==> flow/design.v <==
`timescale 1ns / 1ps
module fifo
(
 input we,  
 input re,
 input clk,
 input rst,
 input [7:0] data_in,
 output full,
 output reg [7:0] data_o,
 output  empty
);
integer i;
reg [4:0] pr,pw;
reg [7:0] mem [31:0];
assign empty = (pw == pr);
assign full  = ((pw + 5'd1) == pr);
 always@(posedge clk )
begin
 if(!rst)
  begin
   pr<=5'd1;
   pw<=5'd1;
   for(i=0;i<=31;i=i+1)
    begin
      mem[i]<=8'b0;
    end
  end
else
begin
  if(re&&!empty)
   begin
     data_o<=mem[pr];
     pr<=pr+5'd1;
   end
  if(we&&!full )
   begin
     mem[pw]<=data_in;
     pw<=pw+5'd1;
   end
end
end
endmodule
`timescale 1ns / 1ps
module UART_User_interface(
input [7:0]data_in,
input [2:0]addr,
input wr_en,
input rd_en,
input rst,
input clk,
input fifo_full,
output reg [7:0]AXI_data_out,
output reg [7:0]data_fifo,
output reg fifo_wr_en,
output     [7:0]reg_array0,
output     [7:0]reg_array1,
output     [7:0]reg_array3,
output     [7:0]reg_array4
    );
 reg [7:0] mem [0:7];
assign reg_array0=mem[0];    
assign reg_array1=mem[1];    
assign reg_array3=mem[3];    
assign reg_array4=mem[4];    
always @ (posedge clk) begin
 if (!rst) begin
   mem[0] <= 8'b0;
   mem[1] <= 8'b0;
   mem[2] <= 8'b0;
   mem[3] <= 8'b0;
   mem[4] <= 8'b0;
   mem[5] <= 8'b0;
   mem[6] <= 8'b0;
   mem[7] <= 8'b0;
   AXI_data_out <= 8'b0;
   data_fifo <= 8'b0;
   fifo_wr_en <= 1'b0;
    end
 else begin
   if (wr_en) 
      begin
       mem[addr] <= data_in;
       AXI_data_out <= 0;
         if (addr== 3'b000&& !fifo_full && reg_array3[7] == 0)
         begin                              
            fifo_wr_en <= 1'b1;             
            data_fifo <= data_in;
            mem[5] <= 8'b11111101;
         end 
         else 
         begin
            mem[5]<= 8'b11111111;
            fifo_wr_en <= 1'b0;
            data_fifo <= 8'b0;
         end  
   end	  
   else if (rd_en) begin
	       AXI_data_out <= mem[addr];
	       fifo_wr_en <= 1'b0;
   end
   else begin
	      AXI_data_out <= 0;
	      fifo_wr_en <= 1'b0;
	      mem[5]<= 8'b11111111;
   end	 
 end
end
endmodule
`timescale 1ns / 1ps
module c_div
(
input control,               
input clk_cpu,               
input rst,
input [7:0] tx,              
input [7:0] rate,            
output reg baud_clock,       
output reg baud_tick         
);
reg [15:0] value_rate;
reg  [22:0] int_counter;
reg generate_clk;
always @( posedge clk_cpu)
begin
	if (!rst)
		begin
         value_rate <=16'b0;
		 int_counter <= 0;
	     baud_clock <=1;
         generate_clk <= 0;
         baud_tick <= 0;
		end
    else if (control) begin
         value_rate <= {rate,tx};
         generate_clk <= 1;
         baud_tick <= 0;
    end
    else if (generate_clk) begin
	      if (int_counter == ((value_rate/2)))   
		     begin
		      int_counter <= 0;
		      baud_clock <= ~baud_clock;
		      baud_tick <= ~baud_clock;
		      end
	      else begin
		      int_counter <= int_counter + 1;
		      baud_tick <= 0;
	      end
          end
    else begin
             value_rate <= 16'b0;
		     int_counter <= 0;
	         baud_clock <=1;
	         baud_tick <= 0;
         end
end
endmodule
`timescale 1ns / 1ps
module Process(
    input LCR0,                            
    input LCR1,
    input LCR2,                            
    input LCR3,                            
    input LCR4,                           
    input LCR5,
    input [7:0] data_in,  
    input fifo_empty,                      
    input clk,
    input reset,
    input tx_ready,                       
    output reg  fifo_read,                
    output reg [8:0] data_out,  
    output reg  [3:0] data_length,
    output reg [1:0] num_stop_bit,     
    output reg data_out_active         
    );
 reg  [3:0] data_in_length ;
 reg [7:0] data;
 reg [2:0] state;
 reg [2:0] next_state;
 reg parity;
 parameter  IDLE = 1'b0;
 parameter  data_processing = 1'b1;
always @(posedge clk)
begin
  if (reset==0)  state<= IDLE;
  else           state<= next_state;
end
always @*
 begin
   data_out_active =  0;
   data_out =0;
   num_stop_bit =0;
   data_length =0;
   fifo_read = 0;
   data = 0;
   data_in_length = 0;
   parity = 0;
   next_state = IDLE;
   case (state)
   IDLE:
     begin
    if ( fifo_empty == 0 && tx_ready)   
       begin                            
      fifo_read = 1;                     
     next_state = data_processing ;
       end
 end
data_processing:
    begin
    data_out_active=1;
 case({LCR0,LCR1})               
      2'b00:   begin data_in_length =5; data = {3'b000, data_in[4:0]}; end
      2'b01:   begin data_in_length =6; data = {2'b00,  data_in[5:0]}; end
      2'b10:   begin data_in_length =7; data = {1'b0,   data_in[6:0]}; end
      default: begin data_in_length =8; data = data_in;               end
 endcase
 parity = (^data) ^ LCR5;
     if (LCR3==1)
 begin
      data_length = data_in_length + 4'd1 ;
      data_out = {1'b0,data} | ({8'b0,parity} << data_in_length) ;
     end
 else
      begin
      data_length =  data_in_length;
      data_out = {1'b0,data};
      end
 case (LCR2)                             
 1'b0:    num_stop_bit=2'b01;    
 default: begin
        case({LCR0,LCR1})
        2'b00:   num_stop_bit=2'b10 ;     
        default: num_stop_bit= 2'b11 ;    
        endcase
     end
endcase
    if(!tx_ready)
       next_state=  IDLE;
    else
       next_state=  data_processing ;
    end
 default: begin
    next_state = IDLE;
 end
endcase
 end
endmodule
`timescale 1ns / 1ps
module transmitter(
    input [8:0] data_in,           
    input [1:0] num_stop_bit,
    input reset,
    input [3:0] data_length,            
    input MCR1,                   
    input clk,                   
    input baud_tick,             
    input data_valid ,            
    input n_CTS ,
    output reg  serial_data_out,
    output reg  n_RTS,                       
    output reg  tx_done,          
    output tx_ready              
    );
  reg  [9:0] data;
  reg [13:0] clk_counter;
  reg [3:0] length;
  reg [3:0] bit_counter;  
  reg start_transmit;
  reg tx;
  assign tx_ready = !tx_done;
always @(posedge clk)
 begin
   if (!reset) begin
        data <= 0;
        length <= 0;
        clk_counter <=0;
        bit_counter <= 0;
        n_RTS <= 1;
        tx_done <=0;
        serial_data_out <= 1;
        tx <=1;
       end
   else if (!baud_tick) begin
   end
   else if (data_valid && MCR1 && tx && !n_CTS) begin
         data <= {data_in[8:0],1'b0};      
         length <= data_length;
         bit_counter <= 0;
         tx_done <= 0;
         n_RTS <= 1;    
         tx <=0;
   end 
  else if ( MCR1 && !tx)begin
    n_RTS <= 0;   
    if (bit_counter <= length) begin
       if (clk_counter == 15) begin              
          clk_counter <=  0;                     
          bit_counter <= bit_counter + 1;
          serial_data_out <= data[0];
          data <= {1'b0,data[9:1]};
          end
       else  begin
          serial_data_out <= data[0];
          clk_counter <= clk_counter +1;
        end      
     end
    else begin
     n_RTS <= 0;
        case (num_stop_bit)
      2'b01: begin
           if (clk_counter == 15)begin             
             clk_counter <=  0;
             tx_done <= 1;
             tx<=1;       
             serial_data_out <= 1;
              end
           else  begin
             serial_data_out <=1;
             clk_counter <= clk_counter +1;            
           end
       end
      2'b10:begin                         
           if (clk_counter == 23)begin            
             clk_counter <=  0;
             tx_done <= 1;
             tx<=1;     
             serial_data_out <=1;
              end
           else  begin
             clk_counter <= clk_counter +1;
              serial_data_out <=1;              
              end         
       end
    2'b11:begin
           if (clk_counter == 31)begin             
             clk_counter <=  0;
             tx_done <= 1;
             tx<=1;      
             serial_data_out <=1;
              end
           else  begin
             clk_counter <= clk_counter +1;
             serial_data_out <=1;             
              end         
      end
    default begin
           if (clk_counter == 15)begin             
             clk_counter <=  0;
             tx_done <= 1;
             tx<=1;         
             serial_data_out <=1;
              end
           else  begin
             clk_counter <= clk_counter +1; 
             serial_data_out <=1;            
              end       
     end
     endcase
    end    
 end
 else begin
       data <= 0;
       length <= 0;
       clk_counter <=0;
       bit_counter <= 0;
       n_RTS <= 1;
       tx_done <=0;
       serial_data_out <= 1;
       tx <= 1;
 end 
end
endmodule
`timescale 1ns / 1ps
module UART_Top_Module(
input clk,                      
input rst,                      
input [7:0] data_in,            
input wr_en,rd_en,              
input [2:0] address,            
output  [7:0]data_o,            
output  serial_data_out,        
output  n_RTS,                  
output  tx_done,                
input   n_CTS                 
);
wire b1;
wire [7:0]b2;
wire b3;
wire [7:0]ar0;
wire [7:0]ar1;
wire [7:0]ar3;
wire [7:0]ar4;
wire e1, e2;
wire [8:0]e3;
wire [1:0]e4;
wire [3:0]e5;
wire e6;
wire c1, c3;
wire [7:0]c2;
wire  d1, d2;
assign tx_done = e6;
 UART_User_interface UI1 ( .clk(clk), .rst(rst),
  .wr_en(wr_en), .rd_en(rd_en), .data_in(data_in)
  , .addr(address), .fifo_full(b1),
  .data_fifo(b2), .fifo_wr_en(b3), .AXI_data_out(data_o),
  .reg_array0(ar0), .reg_array1(ar1), .reg_array3(ar3)
  , .reg_array4(ar4)
  );
  fifo F1( .clk(clk), .rst(rst),
  .we(b3), .data_in(b2), .re(c1),
  .full(b1), .data_o(c2), .empty(c3));
  c_div CD1( .rst(rst),
  .clk_cpu(clk), .tx(ar0), .rate(ar1), .control(ar3[7]),
  .baud_clock(d1), .baud_tick(d2));
  Process pr(
  .clk(clk), 
  .reset(rst),
  .data_in(c2), 
  .fifo_empty(c3), 
  .tx_ready(e1),
  .LCR0(ar3[0]), 
  .LCR1(ar3[1]),
  .LCR2(ar3[2]),
  .LCR3(ar3[3]),
  .LCR4(ar3[4]),
  .LCR5(ar3[5]),
  .fifo_read(c1), 
  .data_out_active(e2),
  .data_out(e3), 
  .num_stop_bit(e4),
  .data_length(e5));
  transmitter TX(  .reset(rst),
  .data_valid(e2), .data_in(e3), .num_stop_bit(e4), .data_length(e5), .MCR1(ar4[1]), .clk(clk), .baud_tick(d2),
  .serial_data_out(serial_data_out), .n_RTS(n_RTS), .tx_done(e6),.tx_ready(e1),.n_CTS(n_CTS));
 endmodule
==> Step by step through the tools: UART_Top_Module <==
The steps from the RTL of UART_Top_Module to its reports follow in flow order.
Line numbers count from 1 in the design file above.
Operators: Yosys type, input widths -> output width; for muxes data width and select width s.
{ "setup": {"design": "UART_Top_Module", "clock_port": "clk", "library": "sky130hd", "corner": "tt_025C_1v80"} }

==> After elaboration <==
Source: Yosys, flattened and elaborated, memories not mapped. Widths are those after wreduce. Registers that Yosys merges into a memory's read port (data or address) are not register bits. Print and check cells do not count.
Yosys's memory passes give these memory sizes; they may raise the number of words (mostly to a power of two), join words into wider ones and drop unused or constant bits.
{ "word_totals": {"register_bits": 100, "mem_bits_rw": 320, "memories": 2, "output_inout_bits": 11} }
{ "classes": {"addsub": 6, "compare": 1, "n_eq": 21, "n_shift": 1, "n_mux": 78, "n_logic": 16, "reduce_logical": 26} }
{ "mem_list": {"columns": ["memory", "size", "word_bits", "line", "source"], "rows": [
  ["F1.mem", 32, 8, 15, "reg [7:0] mem [31:0];"],
  ["UI1.mem", 8, 8, 61, "reg [7:0] mem [0:7];"]
]} }
{ "op_table": {"columns": ["op", "n"], "rows": [
  ["$mux 8", 9],
  ["$mux 14", 5],
  ["$mux 23", 2],
  ["$mux 10", 4],
  ["$mux 4", 9],
  ["$mux 1", 34],
  ["$mux 16", 2],
  ["$eq 14x5->1 const B", 2],
  ["$pmux 14 s2", 1],
  ["$pmux 8 s3", 1],
  ["$add 23x1->23 const B", 1],
  ["$eq 23x15->1", 1],
  ["$mux 9", 2],
  ["$add 14x1->14 const B", 1],
  ["$eq 14x4->1 const B", 1],
  ["$pmux 4 s3", 1],
  ["$add 5x1->5 const B", 2],
  ["$eq 5x5->1", 2],
  ["$mux 5", 2],
  ["$logic_and 1x1->1", 9],
  ["$shl 1x4->9", 1],
  ["$not 1->1", 9],
  ["$ne 3x2->1 const B", 3],
  ["$or 8x9->9", 1],
  ["$reduce_and 2->1", 4],
  ["$add 4x1->4 const B", 2],
  ["$ne 4x3->1 const B", 2],
  ["$reduce_xor 8->1", 1]
]} }
Not listed: further kinds 22, cells in them 35.

==> Longest topological paths <==
Yosys ltp: most cells in a row. Word level: on the elaborated netlist, between registers, memories and ports. Mapped: between sequential cells and ports; inverters and the memories' decode and read muxes count.
{ "logic_depth": {"word_depth": 11, "abc_area": 0, "depth_mapped": 8, "mapped_depth_nobuf": 7} }

==> Synthesis result <==
Source: synth_stat.txt of the flow (Yosys; design flattened, memories mapped). It holds for the ABC_AREA given above (unset counts as 0); a run with the other value may have another netlist.
The area totals of this step are shown rounded.
{ "synth_totals": {"cells": 1483, "area_mm2": 0.0201, "flip_flops": 434, "n_buf": 92} }
{ "by_type": {"columns": ["type", "n", "area_total_um2"], "rows": [
  ["sky130_fd_sc_hd__edfxtp_1", 328, 9.85E+03],
  ["sky130_fd_sc_hd__mux4_2", 96, 2.16E+03],
  ["sky130_fd_sc_hd__dfxtp_1", 106, 2.12E+03],
  ["sky130_fd_sc_hd__and2_1", 315, 1970.64],
  ["sky130_fd_sc_hd__nor2_1", 101, 379.114],
  ["sky130_fd_sc_hd__xnor2_1", 41, 359.094],
  ["sky130_fd_sc_hd__xor2_1", 29, 253.994],
  ["sky130_fd_sc_hd__o21ai_0", 46, 230.221],
  ["sky130_fd_sc_hd__clkbuf_1", 59, 221.462],
  ["sky130_fd_sc_hd__ha_1", 16, 200.192],
  ["sky130_fd_sc_hd__a21oi_1", 39, 195.187],
  ["sky130_fd_sc_hd__a22oi_1", 19, 142.637],
  ["sky130_fd_sc_hd__nand3_1", 28, 140.134],
  ["sky130_fd_sc_hd__nor3_1", 25, 125.12],
  ["sky130_fd_sc_hd__nand2_1", 33, 123.869],
  ["sky130_fd_sc_hd__mux2i_1", 12, 120.115],
  ["sky130_fd_sc_hd__o311ai_4", 4, 105.101],
  ["sky130_fd_sc_hd__mux2_2", 9, 101.347]
]} }
Not listed: further types 45, cells in them 177.
The figures by module come from a second, unflattened synthesis with its own total; it is not the netlist above.
{ "unflattened": {"hier_cells": 1692, "area_unflattened_mm2": 0.0201} }
Rows give one instance, submodules left out.
{ "modules": {"columns": ["module", "instances", "n_cells", "area_mm2", "seq_area_mm2"], "rows": [
  ["fifo", 1, 924, 0.0123, 0.00813],
  ["UART_User_interface", 1, 262, 0.00357, 0.00226],
  ["transmitter", 1, 227, 0.00192, 0.000721],
  ["c_div", 1, 220, 0.00189, 0.000821],
  ["Process", 1, 59, 0.000454, 0.00004],
  ["UART_Top_Module", 1, 0, 0, 0]
]} }

==> Path before layout <==
Path of least setup slack by OpenSTA after synthesis, without wires, with an ideal clock, recovery checks aside; 20% of the period is set as input and as output delay. Where synthesis merged equal registers, the netlist keeps one of their names.
{ "synth_timing": {"kind": "input-to-reg", "from": "input port rst", "to": "memory F1.mem[13][0]", "period_ns": 5.0, "setup_time_ns": 0.384, "arrival_time_ns": 2.653, "t_required_ns": 4.616, "setup_slack_ns": 1.963, "delay_ns": 2.037, "stages": 5, "path_buffers": 2, "period_less_setup_slack_ns": 3.037} }
"delay_ns" is the arrival time less input delay plus setup time.
"stages": output pins that drive a net of the path, with the launching flip-flop's if there is one; two outputs of one cell count as two.
"period_less_setup_slack_ns" = period - worst setup slack (recovery checks aside). The figure is calculated, with input and output delays left at 20% of the set period.
The rows between start and end are the longest chain of elaborated cells between them; the timing report does not say that the signal goes this way. Where chains are equally long, one stands for them.
Each line given opens the expression or statement behind the cell; cells for indexed reads and writes are added by Yosys, which also makes memories of some case tables.
Only ways into the end's enable, where the timed path ends, are counted here.
{ "synth_between": {"path_cell_list": "sky130_fd_sc_hd__clkbuf_1 > sky130_fd_sc_hd__and2_1 > sky130_fd_sc_hd__o311ai_4 > sky130_fd_sc_hd__buf_4 > sky130_fd_sc_hd__o21ai_0", "elab_chain_cells": 1, "cells_between": 3} }
{ "synth_lines": {"columns": ["element", "line", "source"], "rows": [
  ["start, declared", 378, "input rst,"],
  ["$mux 5", 20, "if(!rst)"],
  ["end, declared", 15, "reg [7:0] mem [31:0];"]
]} }

==> Timing after layout <==
From the final timing report of stored run 2: the path of least setup slack in the routed layout; clock arrival at registers is part of the times.
{ "layout_timing": {"kind": "reg-to-reg", "from": "register F1.pw[0]", "to": "memory F1.mem[13][5]", "period_ns": 4.14, "setup_time_ns": 0.21, "arrival_time_ns": 3.59, "t_required_ns": 4.46, "setup_slack_ns": 0.87, "stages": 9, "path_buffers": 1} }
The rows between start and end are the longest chain of elaborated cells between them; the timing report does not say that the signal goes this way. Where chains are equally long, one stands for them.
{ "layout_between": {"path_cell_list": "sky130_fd_sc_hd__dfxtp_1 > sky130_fd_sc_hd__inv_1 > sky130_fd_sc_hd__ha_1 > sky130_fd_sc_hd__xnor2_1 > sky130_fd_sc_hd__nand3_1 > sky130_fd_sc_hd__o311ai_4 > sky130_fd_sc_hd__buf_4 > sky130_fd_sc_hd__nor2_1 > sky130_fd_sc_hd__and2_1", "elab_chain_cells": 6, "cells_between": 10} }
{ "layout_lines": {"columns": ["element", "line", "source"], "rows": [
  ["start, declared", 14, "reg [4:0] pr,pw;"],
  ["start, assigned", 23, "pw<=5'd1;"],
  ["start, assigned", 39, "pw<=pw+5'd1;"],
  ["$add 5x1->5", 17, "assign full  = ((pw + 5'd1) == pr);"],
  ["$eq 5x5->1", 17, null],
  ["$logic_not 1->1", 36, "if(we&&!full )"],
  ["$logic_and 1x1->1", 36, null],
  ["$mux 5", 36, null],
  ["$mux 5", 20, "if(!rst)"],
  ["end, declared", 15, "reg [7:0] mem [31:0];"]
]} }

Ticket comment

Module UART_Top_Module, platform sky130hd: 5 stored runs of the flow (Yosys, OpenROAD) with differing settings, in no particular order. Input and output delays are each 20% of the period that was set; the output load is 0.01 pF.
"timing.achieved_period_ns" is the run's clock period less its worst setup slack. It is reckoned from that one timing run; input and output delays stay at 20% of the period that was set.
By "timing.worst_path_ns" is meant the share of the clock period that the worst setup path is allowed (20% is reserved at inputs, 20% at outputs), minus its slack. Clock arrival times at its registers enter into it.
"design_power_uw" rests on the timing tool's default activity at the inputs, not on a simulated workload.
Values from the reports are rounded here.
[
  {
    "run": "stored run 1",
    "settings": { "ABC_AREA": 1, "CAP_MARGIN": 20, "CELL_PAD_IN_SITES_DETAIL_PLACEMENT": 2, "CELL_PAD_IN_SITES_GLOBAL_PLACEMENT": 0, "CORE_MARGIN": 9, "CORE_UTILIZATION": 60, "CTS_CLUSTER_DIAMETER": 295, "CTS_CLUSTER_SIZE": 25, "GPL_ROUTABILITY_DRIVEN": 0, "GPL_TIMING_DRIVEN": 0, "HOLD_SLACK_MARGIN": -0.05, "PLACE_DENSITY_LB_ADDON": 0.26, "SLEW_MARGIN": 0, "TNS_END_PERCENT": 65, "period_ns": 2.92 },
    "outcome": "did not finish, placement stopped with DPL-0033"
  },
  {
    "run": "stored run 2",
    "settings": { "CAP_MARGIN": 20, "CELL_PAD_IN_SITES_DETAIL_PLACEMENT": 1, "CORE_ASPECT_RATIO": 1.08, "CORE_UTILIZATION": 21, "CTS_CLUSTER_DIAMETER": 215, "CTS_CLUSTER_SIZE": 55, "GPL_ROUTABILITY_DRIVEN": 1, "GPL_TIMING_DRIVEN": 1, "HOLD_SLACK_MARGIN": 0.16, "MIN_ROUTING_LAYER": "met1", "SLEW_MARGIN": 35, "TNS_END_PERCENT": 85, "period_ns": 4.14, "CORE_MARGIN": 2 },
    "results": { "synth_chip_area_mm2": 0.0201, "dieArea_mm2": 0.0982, "post_route_stdcell_area_mm2": 0.0222, "final_util_frac": 0.234, "ws_setup_ns": 0.866, "setup_tns_ns": 0.000, "final_hold_ws_ns": 0.481, "design_power_uw": 8430, "timing.achieved_period_ns": 3.274, "timing.worst_path_ns": 3.27, "path_kind": "reg-to-reg" }
  },
  {
    "run": "stored run 3",
    "settings": { "CORE_UTILIZATION": 40, "SETUP_SLACK_MARGIN": 0.11, "period_ns": 3.57, "CAP_MARGIN": 20, "CORE_MARGIN": 2, "SLEW_MARGIN": 20 },
    "results": { "synth_chip_area_mm2": 0.0201, "dieArea_mm2": 0.052, "post_route_stdcell_area_mm2": 0.0227, "final_util_frac": 0.455, "ws_setup_ns": 0.525, "setup_tns_ns": 0.000, "final_hold_ws_ns": 0.458, "design_power_uw": 12600, "timing.achieved_period_ns": 3.045, "timing.worst_path_ns": 3.04, "path_kind": "reg-to-reg" }
  },
  {
    "run": "stored run 4",
    "settings": { "ABC_AREA": 1, "CAP_MARGIN": 20, "CELL_PAD_IN_SITES_DETAIL_PLACEMENT": 1, "CELL_PAD_IN_SITES_GLOBAL_PLACEMENT": 1, "CORE_MARGIN": 9, "CORE_UTILIZATION": 20, "CTS_CLUSTER_DIAMETER": 295, "CTS_CLUSTER_SIZE": 25, "GPL_ROUTABILITY_DRIVEN": 0, "GPL_TIMING_DRIVEN": 1, "HOLD_SLACK_MARGIN": 0.24, "MAX_ROUTING_LAYER": "met5", "PLACE_DENSITY_LB_ADDON": 0.26, "SETUP_SLACK_MARGIN": 0.37, "SLEW_MARGIN": 35, "TNS_END_PERCENT": 65, "period_ns": 2.92 },
    "results": { "synth_chip_area_mm2": 0.0201, "dieArea_mm2": 0.112, "post_route_stdcell_area_mm2": 0.0235, "final_util_frac": 0.237, "ws_setup_ns": 0.437, "setup_tns_ns": 0.000, "final_hold_ws_ns": 0.453, "design_power_uw": 14100, "timing.achieved_period_ns": 2.483, "timing.worst_path_ns": 2.48, "path_kind": "reg-to-reg" }
  },
  {
    "run": "stored run 5",
    "settings": { "CORE_UTILIZATION": 38, "period_ns": 3.57, "CAP_MARGIN": 20, "CORE_MARGIN": 2, "SLEW_MARGIN": 20 },
    "results": { "synth_chip_area_mm2": 0.0201, "dieArea_mm2": 0.0547, "post_route_stdcell_area_mm2": 0.023, "final_util_frac": 0.438, "ws_setup_ns": 0.767, "setup_tns_ns": 0.000, "final_hold_ws_ns": 0.454, "design_power_uw": 12800, "timing.achieved_period_ns": 2.803, "timing.worst_path_ns": 2.80, "path_kind": "reg-to-reg" }
  }
]
